==> flow/design.v <==
module bit32_2to1mux(out,sel,in1,in2);
input [31:0] in1,in2;
output [31:0] out;
input sel;
assign out = sel ? in2 : in1;
endmodule
module bit32AND (out,in1,in2);
input [31:0] in1,in2;
output [31:0] out;
assign {out}=in1 &in2;
endmodule
module bit32OR (out,in1,in2);
input [31:0] in1,in2;
output [31:0] out;
assign {out}=in1 | in2;
endmodule
module FA_dataflow (Cout, Sum,In1,In2,Cin);
input[31:0] In1,In2;
input Cin;
output Cout;
output[31:0] Sum;
assign {Cout,Sum}=In1+In2+Cin;
endmodule
module bit32_3to1_mux(out,sel,in1,in2,in3);
    input [31:0] in1, in2, in3;
    output [31:0] out;
    input [1:0] sel;
    wire[31:0] out1;
    bit32_2to1mux mux1(out1,sel[0],in1,in2);
    bit32_2to1mux mux2(out,sel[1],out1,in3);
endmodule
module ALU(in1, in2,binvert,carryin,op,result,carryout);
    input [31:0] in1,in2;
    output [31:0] result;
    input [1:0] op;
    input carryin;
    input binvert;
    output carryout;
    wire [31:0] andresult,orresult,sum,
    binvertresult;
    wire[31:0] b_inv;
    assign b_inv = ~in2;    
    bit32_2to1mux mux1(binvertresult,
    binvert,in2,b_inv);
    bit32AND ander(andresult,in1,binvertresult);
    bit32OR orer(orresult,in1,binvertresult);
    FA_dataflow adde(carryout,sum,in1,binvertresult,
    carryin);
    bit32_3to1_mux mux2(result,op,andresult,
    orresult,sum);
endmodule
module alu_control(o0,o1,o2,op, ALUOp1, ALUOp0);
    output o0,o1,o2;
    input [5:0] op;
    input ALUOp1, ALUOp0;
    assign o2 = ALUOp0 | (ALUOp1 & op[1]);
    assign o1 = (~ALUOp1) | (~op[2]);
    assign o0 = ALUOp1 & (op[3] | op[0]);
endmodule
module ANDarray (RegDst,ALUSrc, MemtoReg, RegWrite, MemRead, MemWrite,Branch,ALUOp0,ALUOp1,Op);
input [5:0] Op;
output RegDst,ALUSrc,MemtoReg, RegWrite, MemRead, MemWrite,Branch,ALUOp0,ALUOp1;
wire Rformat, lw,sw,beq,addi;
assign Rformat= (~Op[0])& (~Op[1])& (~Op[2])& (~Op[3])& (~Op[4])& (~Op[5]);
assign lw = (Op[5]) & (~Op[4]) & (~Op[3]) & (~Op[2]) & (Op[1]) & (Op[0]);
assign sw = (Op[5]) & (~Op[4]) & (Op[3]) & (~Op[2]) & (Op[1]) & (Op[0]);
assign beq = (~Op[5]) & (~Op[4]) & (~Op[3]) & (Op[2]) & (~Op[1]) & (~Op[0]);
assign addi = (~Op[5]) & (~Op[4]) & (Op[3]) & (~Op[2]) & (~Op[1]) & (~Op[0]);
assign RegDst=Rformat;
assign ALUSrc = lw | sw | addi;
assign MemtoReg = lw;
assign RegWrite = Rformat | lw | addi;
assign MemRead = lw;
assign MemWrite = sw;
assign Branch = beq;
assign ALUOp1 = Rformat;
assign ALUOp0 = beq;
endmodule
module sign_extender(outp, inp);
output[31:0] outp;
input[15:0] inp;
assign outp = (inp[15]==1)? {16'hFFFF,inp} : {16'h0000,inp};
endmodule
module RegFile32(clk,reset,ReadReg1,ReadReg2,WriteData,WriteReg,RegWrite,ReadData1,ReadData2); 
input clk, reset, RegWrite;
input[31:0] WriteData;
output[31:0] ReadData1, ReadData2;
input[4:0] ReadReg1, ReadReg2, WriteReg;
reg[1023:0] registers;
always @ (posedge clk or negedge reset)
begin
if (!reset)
registers <= 1024'b00;
else if (RegWrite)
registers[WriteReg*32 +: 32] <= WriteData;
end
assign ReadData1 = registers[ReadReg1*32 +: 32];
assign ReadData2 = registers[ReadReg2*32 +: 32];
endmodule
module data_memory(clk,Address,WriteData,MemWrite,ReadData); 
input clk, MemWrite;
input[31:0] WriteData;
output[31:0] ReadData;
input[4:0] Address;
reg[1023:0] registers;
always @ (posedge clk)
begin
if (MemWrite)
registers[Address*32 +: 32] <= WriteData;
end
assign ReadData = registers[Address*32 +: 32];
endmodule
module SCDDataPath(ALUout, instr, reset, clk);
output[31:0] ALUout;
input clk, reset;
input[31:0] instr;
wire[31:0] ReadMemData,in1,in2,aluresult,signextended,instruction, ReadData1, ReadData2, WriteData;
wire RegDst, ALUSrc, MemtoReg, RegWrite, MemRead, MemWrite, Branch, ALUOp0, ALUOp1, ALUOp2;
wire o0, o1, o2, carryout;
wire[4:0] WriteReg;
assign instruction = instr;
ANDarray control_unit(RegDst,ALUSrc, MemtoReg, RegWrite, MemRead, MemWrite,Branch,ALUOp0,ALUOp1,instruction[31:26]);
assign WriteReg = (RegDst==1)? instruction[15:11] : instruction[20:16];
RegFile32 register_file(clk,reset,instruction[25:21],instruction[20:16],WriteData,WriteReg,RegWrite,ReadData1,ReadData2);
sign_extender sign_extend(signextended, instruction[15:0]);
bit32_2to1mux alu_src_mux(in2,ALUSrc,ReadData2,signextended);
alu_control alu_con_instancce(o0,o1,o2,instruction[5:0], ALUOp1, ALUOp0);
ALU alu_instance(ReadData1,in2,o2,o2,{o1,o0},ALUout,carryout);
data_memory data_mem_instance(clk,ALUout[4:0],ReadData2,MemWrite,ReadMemData);
bit32_2to1mux data_mem_mux(WriteData,MemtoReg,ALUout,ReadMemData);
endmodule
* Reports on SCDDataPath
What the tools print for SCDDataPath, step after step.
Line numbers count from 1 in the design file above.
Operators: Yosys type, input widths -> output width; for muxes data width and select width s.
Cell names lack the library's common part.
The mark - stands for no value.
- Top module :: SCDDataPath
- Clock :: clk
- Cell library :: sky130hd
- Timing corner :: tt_025C_1v80

* Elaborated design
Yosys after proc, flatten, opt, wreduce and memory -nomap, before mapping. Enables and synchronous resets that opt folds into registers are not counted as muxes. Memory bits, and registers merged into a memory's read port (data or address), are not among the register bits. Print and check cells are not counted. Equal cells are merged and count once.
- Mux-type cells :: 7
- $add $sub $neg :: 4
- Shift-type cells :: 7
- Bitwise operators :: 49
** Operator list (number)
- $shiftx 1024x11->32 :: 3
- $and 1024x1024->1024 :: 2
- $or 1024x1024->1024 :: 2
- $not 1024->1024 :: 2
- $shift 32x33->1024 :: 2
- $shift 32x33->1024 const A :: 2
- $mux 32 :: 6
- $neg 10->33 :: 2
- $add 32x1->32 :: 1
- $add 32x32->32 :: 1
- $and 32x32->32 :: 1
- $or 32x32->32 :: 1
- $not 32->32 :: 1
- $and 1x1->1 :: 25
- $not 1->1 :: 8
- $or 1x1->1 :: 7
- $mux 5 :: 1
- Output and inout bits :: 32
- Elaborated cells :: 69
- Register bits :: 2048
- Input port bits :: 34

* Depth
Depth = most cells in a row (Yosys ltp): at word level without a register or memory, in the mapped netlist without a sequential cell, where the memories' decode and read muxes count.
- Depth in word-level cells :: 19
- ABC_AREA :: 0
- Mapped depth :: 33
- Gate-level depth less buffers :: 23

* Netlist
The flow's flattened synthesis, as Yosys stat reports it; memories are mapped. The netlist is that of the ABC_AREA named above (0 if unset); the other value can give another one.
Totals and module areas in this step are rounded.
** Cells by type
- edfxtp_1 :: number 1024, total area 3.07E+04 um^2
- dfrtp_1 :: number 1024, total area 2.56E+04 um^2
- mux4_2 :: number 876, total area 1.97E+04 um^2
- mux2_2 :: number 1378, total area 1.55E+04 um^2
- o21ai_0 :: number 578, total area 2.89E+03 um^2
- nand2_1 :: number 724, total area 2.72E+03 um^2
- clkbuf_1 :: number 537, total area 2.02E+03 um^2
- mux2i_1 :: number 168, total area 1.68E+03 um^2
- o221ai_1 :: number 131, total area 1147.35 um^2
- a22oi_1 :: number 140, total area 1.05E+03 um^2
- ha_1 :: number 69, total area 863.328 um^2
- buf_2 :: number 152, total area 760.73 um^2
- mux2_1 :: number 65, total area 731.952 um^2
- nor2_1 :: number 127, total area 476.707 um^2
- a211oi_1 :: number 61, total area 457.939 um^2
- o211ai_1 :: number 52, total area 390.374 um^2
- xnor2_1 :: number 42, total area 367.853 um^2
- inv_1 :: number 89, total area 334.07 um^2
Not listed: further types 76, cells in them 581.
- Chip area (Yosys) :: 112000 um^2
- Standard cells after synthesis :: 7818
- Buffers :: 820
- Sequential area :: 56400 um^2
- Mapped flip-flops :: 2048
The figures by module come from a second, unflattened synthesis with its own total; it is not the netlist above.
- Cell total of the unflattened synthesis :: 8811
- Area (unflattened synthesis) :: 114000 um^2
Each row is one instance without its submodules.
** Modules
- RegFile32 :: area 55700 um^2, cells 4629, instances 1, sequential area 25600 um^2
- data_memory :: area 52600 um^2, cells 3594, instances 1, sequential area 30700 um^2
- bit32_2to1mux :: area 544 um^2, cells 36, instances 5, sequential area 0.0 um^2
- FA_dataflow :: area 1850 um^2, cells 259, instances 1, sequential area 0.0 um^2
- sign_extender :: area 240 um^2, cells 32, instances 1, sequential area 0.0 um^2
- bit32AND :: area 200 um^2, cells 32, instances 1, sequential area 0.0 um^2
- bit32OR :: area 200 um^2, cells 32, instances 1, sequential area 0.0 um^2
- ALU :: area 120 um^2, cells 32, instances 1, sequential area 0.0 um^2
- ANDarray :: area 96.3 um^2, cells 13, instances 1, sequential area 0.0 um^2
- SCDDataPath :: area 56.3 um^2, cells 5, instances 1, sequential area 0.0 um^2
- alu_control :: area 18.8 um^2, cells 3, instances 1, sequential area 0.0 um^2
- bit32_3to1_mux :: area 0.0 um^2, cells 0, instances 1, sequential area 0.0 um^2

* Timing after synthesis
Path of least setup slack by OpenSTA after synthesis, without wires, with an ideal clock, recovery checks aside; 20% of the period is set as input and as output delay. Where synthesis merged equal registers, the netlist keeps one of their names.
- Path type :: input to register
- Start :: in instr[30]
- End :: reg data_mem_instance.registers[0]
- External input delay :: 2.100 ns
- Path slack :: -92.586 ns
- Path delay :: 100.986 ns
- Buffers on the path :: 1
- Launch time at the first pin :: 2.100 ns
- Data required time :: 5.584 ns
- Setup time :: 4.916 ns
- Data arrival time :: 98.170 ns
- Driving pins on the path :: 2
- Clock period :: 10.5 ns
- Synthesis period reached :: 103.086 ns
"path delay" = arrival - input delay + setup time.
"driving pins on the path" counts driving pins, that of a launching flip-flop among them; a cell with two outputs on the path counts twice.
"synthesis period reached" is the clock period less the worst setup slack; recovery checks do not enter. This is arithmetic on one report: input and output delays are still those of the set period (20% each).
The rows between start and end are the longest chain of elaborated cells between them; the timing report does not say that the signal goes this way. Where chains are equally long, one stands for them.
A line is the first line of the expression or statement that the cell stems from. Yosys adds cells for indexed reads and writes and turns some case tables into memories.
Where a signal picks the word or bit written, the line may be left out of the assigning lines.
The path ends at the enable pin of a flip-flop; only ways to that pin are counted.
- Cells stage by stage :: clkbuf_1 -> nor4_1
- Length of the longest elaborated chain :: 6
- Elaborated cells between the ends (all ways) :: 6
- Those cells by class :: logic: 6
** RTL lines, path post-synthesis
- start: declaration :: RTL line 116 : input[31:0] instr;
- $not 1->1 :: RTL line 66 : assign sw = (Op[5]) & (~Op[4]) & (Op[3]) & (~Op[2]) & (Op[1]) & (Op[0]);
- $and 1x1->1 x5 :: RTL line 66
- end: declaration :: RTL line 105 : reg[1023:0] registers;

* Path in the finished layout
From the final timing report of job 1: the path of least setup slack in the routed layout; clock arrival at registers is part of the times.
- Path type :: input to output
- Start :: in instr[16]
- End :: out ALUout[29]
- Driving pins on the path :: 25
- External output delay :: 2.24 ns
- Path slack :: 1.71 ns
- Data arrival time :: 7.25 ns
- Data required time :: 8.96 ns
- Buffers on the path :: 12
- External input delay :: 2.24 ns
- Launch time at the first pin :: 2.24 ns
- Clock period :: 11.2 ns
The rows between start and end are the longest chain of elaborated cells between them; the timing report does not say that the signal goes this way. Where chains are equally long, one stands for them.
- Cells stage by stage :: buf_16 -> buf_12 -> buf_16 -> buf_12 -> buf_16 -> buf_12 -> buf_8 -> mux4_2 -> mux4_2 -> mux2_4 -> o21ai_2 -> xnor2_1 -> ha_2 -> buf_6 -> nand2_1 -> nor2_2 -> o2111ai_4 -> buf_12 -> a2111oi_4 -> buf_4 -> nor2_2 -> xor2_2 -> a21oi_4 -> buf_6 -> buf_4
- Length of the longest elaborated chain :: 7
- Elaborated cells between the ends (all ways) :: 10
- RTL lines with such cells :: 6
- Those cells by class :: add/sub: 2; shift: 1; mux: 4; logic: 3
** RTL lines, path after layout
- start: declaration :: RTL line 116 : input[31:0] instr;
- $shiftx 1024x11->32 :: RTL line 98 : assign ReadData2 = registers[ReadReg2*32 +: 32];
- $mux 32 :: RTL line 5 : assign out = sel ? in2 : in1;
- $not 32->32 :: RTL line 42 : assign b_inv = ~in2;
- $mux 32 :: RTL line 5
- $add 32x32->32 :: RTL line 22 : assign {Cout,Sum}=In1+In2+Cin;
- $add 32x1->32 :: RTL line 22
- $mux 32 :: RTL line 5
- end: declaration :: RTL line 114 : output[31:0] ALUout;

## Implementation results

Top module SCDDataPath; platform sky130hd; tools Yosys and OpenROAD; 3 stored runs in no particular order. Input and output delays are each 20% of the period that was set; the output load is 0.01 pF.
"period achieved" is the run's clock period less its worst setup slack. It is reckoned from that one timing run; input and output delays stay at 20% of the period that was set.
"time on the worst setup path" is the time allowed to the run's worst setup path (the clock period less input and output delay, where it has them) less its slack. Clock arrival times count: a late capture clock shortens it, a late launch clock lengthens it.
"power" is the tool's figure for a default switching activity; nothing was simulated.
Measured values are rounded.

* Job 1
** Files
==> flow/run.sh <==
#!/bin/bash
# the make line also repeats the synthesis and layout settings of config.mk as NAME=value (left out here)
make -C /OpenROAD-flow-scripts/flow DESIGN_CONFIG=/design/flow/config.mk WORK_HOME=/design/flow/orfs CLKGATE_MAP_FILE= finish
==> flow/config.mk <==
export PLATFORM = sky130hd
export DESIGN_NAME = SCDDataPath
export DESIGN_NICKNAME = SCDDataPath
export VERILOG_FILES = /design/flow/design.v
export SDC_FILE = /design/flow/constraint.sdc
export NUM_CORES = 4
export LEC_CHECK = 0
export CAP_MARGIN = 0
export CORE_MARGIN = 5
export CORE_UTILIZATION = 35
export GPL_TIMING_DRIVEN = 1
export MIN_ROUTING_LAYER = met1
export PLACE_DENSITY_LB_ADDON = 0.14
export SETUP_SLACK_MARGIN = 3.08
export SLEW_MARGIN = 20
export TNS_END_PERCENT = 60
==> flow/constraint.sdc <==
create_clock -name core_clock -period 11.2 [get_ports {clk}]
set_input_delay 2.2400 -clock core_clock [delete_from_list [all_inputs] [get_ports {clk}]]
set_output_delay 2.2400 -clock core_clock [all_outputs]
set_load 0.01 [all_outputs]
** Results
- Time on the worst setup path :: 5.01 ns
- Worst setup path kind :: input to output
- Worst hold slack :: 0.496 ns
- Worst setup slack after layout :: 1.71 ns
- Power :: 17,900 µW
- Total negative slack :: 0.000 ns
- Area of the synthesized netlist :: 112,000 um^2
- Standard-cell area after layout :: 130,000 um^2
- Utilization after layout :: 41.0 %
- Period achieved :: 9.490 ns
- Total die area :: 330,000 um^2

* Job 2
** Files
==> flow/run.sh <==
#!/bin/bash
# the make line also repeats the synthesis and layout settings of config.mk as NAME=value (left out here)
make -C /OpenROAD-flow-scripts/flow DESIGN_CONFIG=/design/flow/config.mk WORK_HOME=/design/flow/orfs CLKGATE_MAP_FILE= finish
==> flow/config.mk <==
export PLATFORM = sky130hd
export DESIGN_NAME = SCDDataPath
export DESIGN_NICKNAME = SCDDataPath
export VERILOG_FILES = /design/flow/design.v
export SDC_FILE = /design/flow/constraint.sdc
export NUM_CORES = 4
export LEC_CHECK = 0
export CAP_MARGIN = 20
export CORE_MARGIN = 2
export CORE_UTILIZATION = 29
export SLEW_MARGIN = 20
==> flow/constraint.sdc <==
create_clock -name core_clock -period 10.3 [get_ports {clk}]
set_input_delay 2.0600 -clock core_clock [delete_from_list [all_inputs] [get_ports {clk}]]
set_output_delay 2.0600 -clock core_clock [all_outputs]
set_load 0.01 [all_outputs]
** Results
- Time on the worst setup path :: 5.91 ns
- Worst setup path kind :: input to output
- Worst hold slack :: 0.500 ns
- Worst setup slack after layout :: 0.273 ns
- Power :: 18,900 µW
- Total negative slack :: 0.000 ns
- Area of the synthesized netlist :: 112,000 um^2
- Standard-cell area after layout :: 126,000 um^2
- Utilization after layout :: 33.0 %
- Period achieved :: 10.027 ns
- Total die area :: 390,000 um^2

* Job 3
** Files
==> flow/run.sh <==
#!/bin/bash
# the make line also repeats the synthesis and layout settings of config.mk as NAME=value (left out here)
make -C /OpenROAD-flow-scripts/flow DESIGN_CONFIG=/design/flow/config.mk WORK_HOME=/design/flow/orfs CLKGATE_MAP_FILE= finish
==> flow/config.mk <==
export PLATFORM = sky130hd
export DESIGN_NAME = SCDDataPath
export DESIGN_NICKNAME = SCDDataPath
export VERILOG_FILES = /design/flow/design.v
export SDC_FILE = /design/flow/constraint.sdc
export NUM_CORES = 4
export LEC_CHECK = 0
export CAP_MARGIN = 20
export CELL_PAD_IN_SITES_DETAIL_PLACEMENT = 1
export CORE_MARGIN = 2
export CORE_UTILIZATION = 61
export CTS_CLUSTER_DIAMETER = 271
export GPL_ROUTABILITY_DRIVEN = 0
export MAX_ROUTING_LAYER = met4
export MIN_ROUTING_LAYER = met2
export SETUP_SLACK_MARGIN = 1.45
export SLEW_MARGIN = 20
==> flow/constraint.sdc <==
create_clock -name core_clock -period 9.95 [get_ports {clk}]
set_input_delay 1.9900 -clock core_clock [delete_from_list [all_inputs] [get_ports {clk}]]
set_output_delay 1.9900 -clock core_clock [all_outputs]
set_load 0.01 [all_outputs]
** Results
Stopped before the end: routing reported GRT-0232.
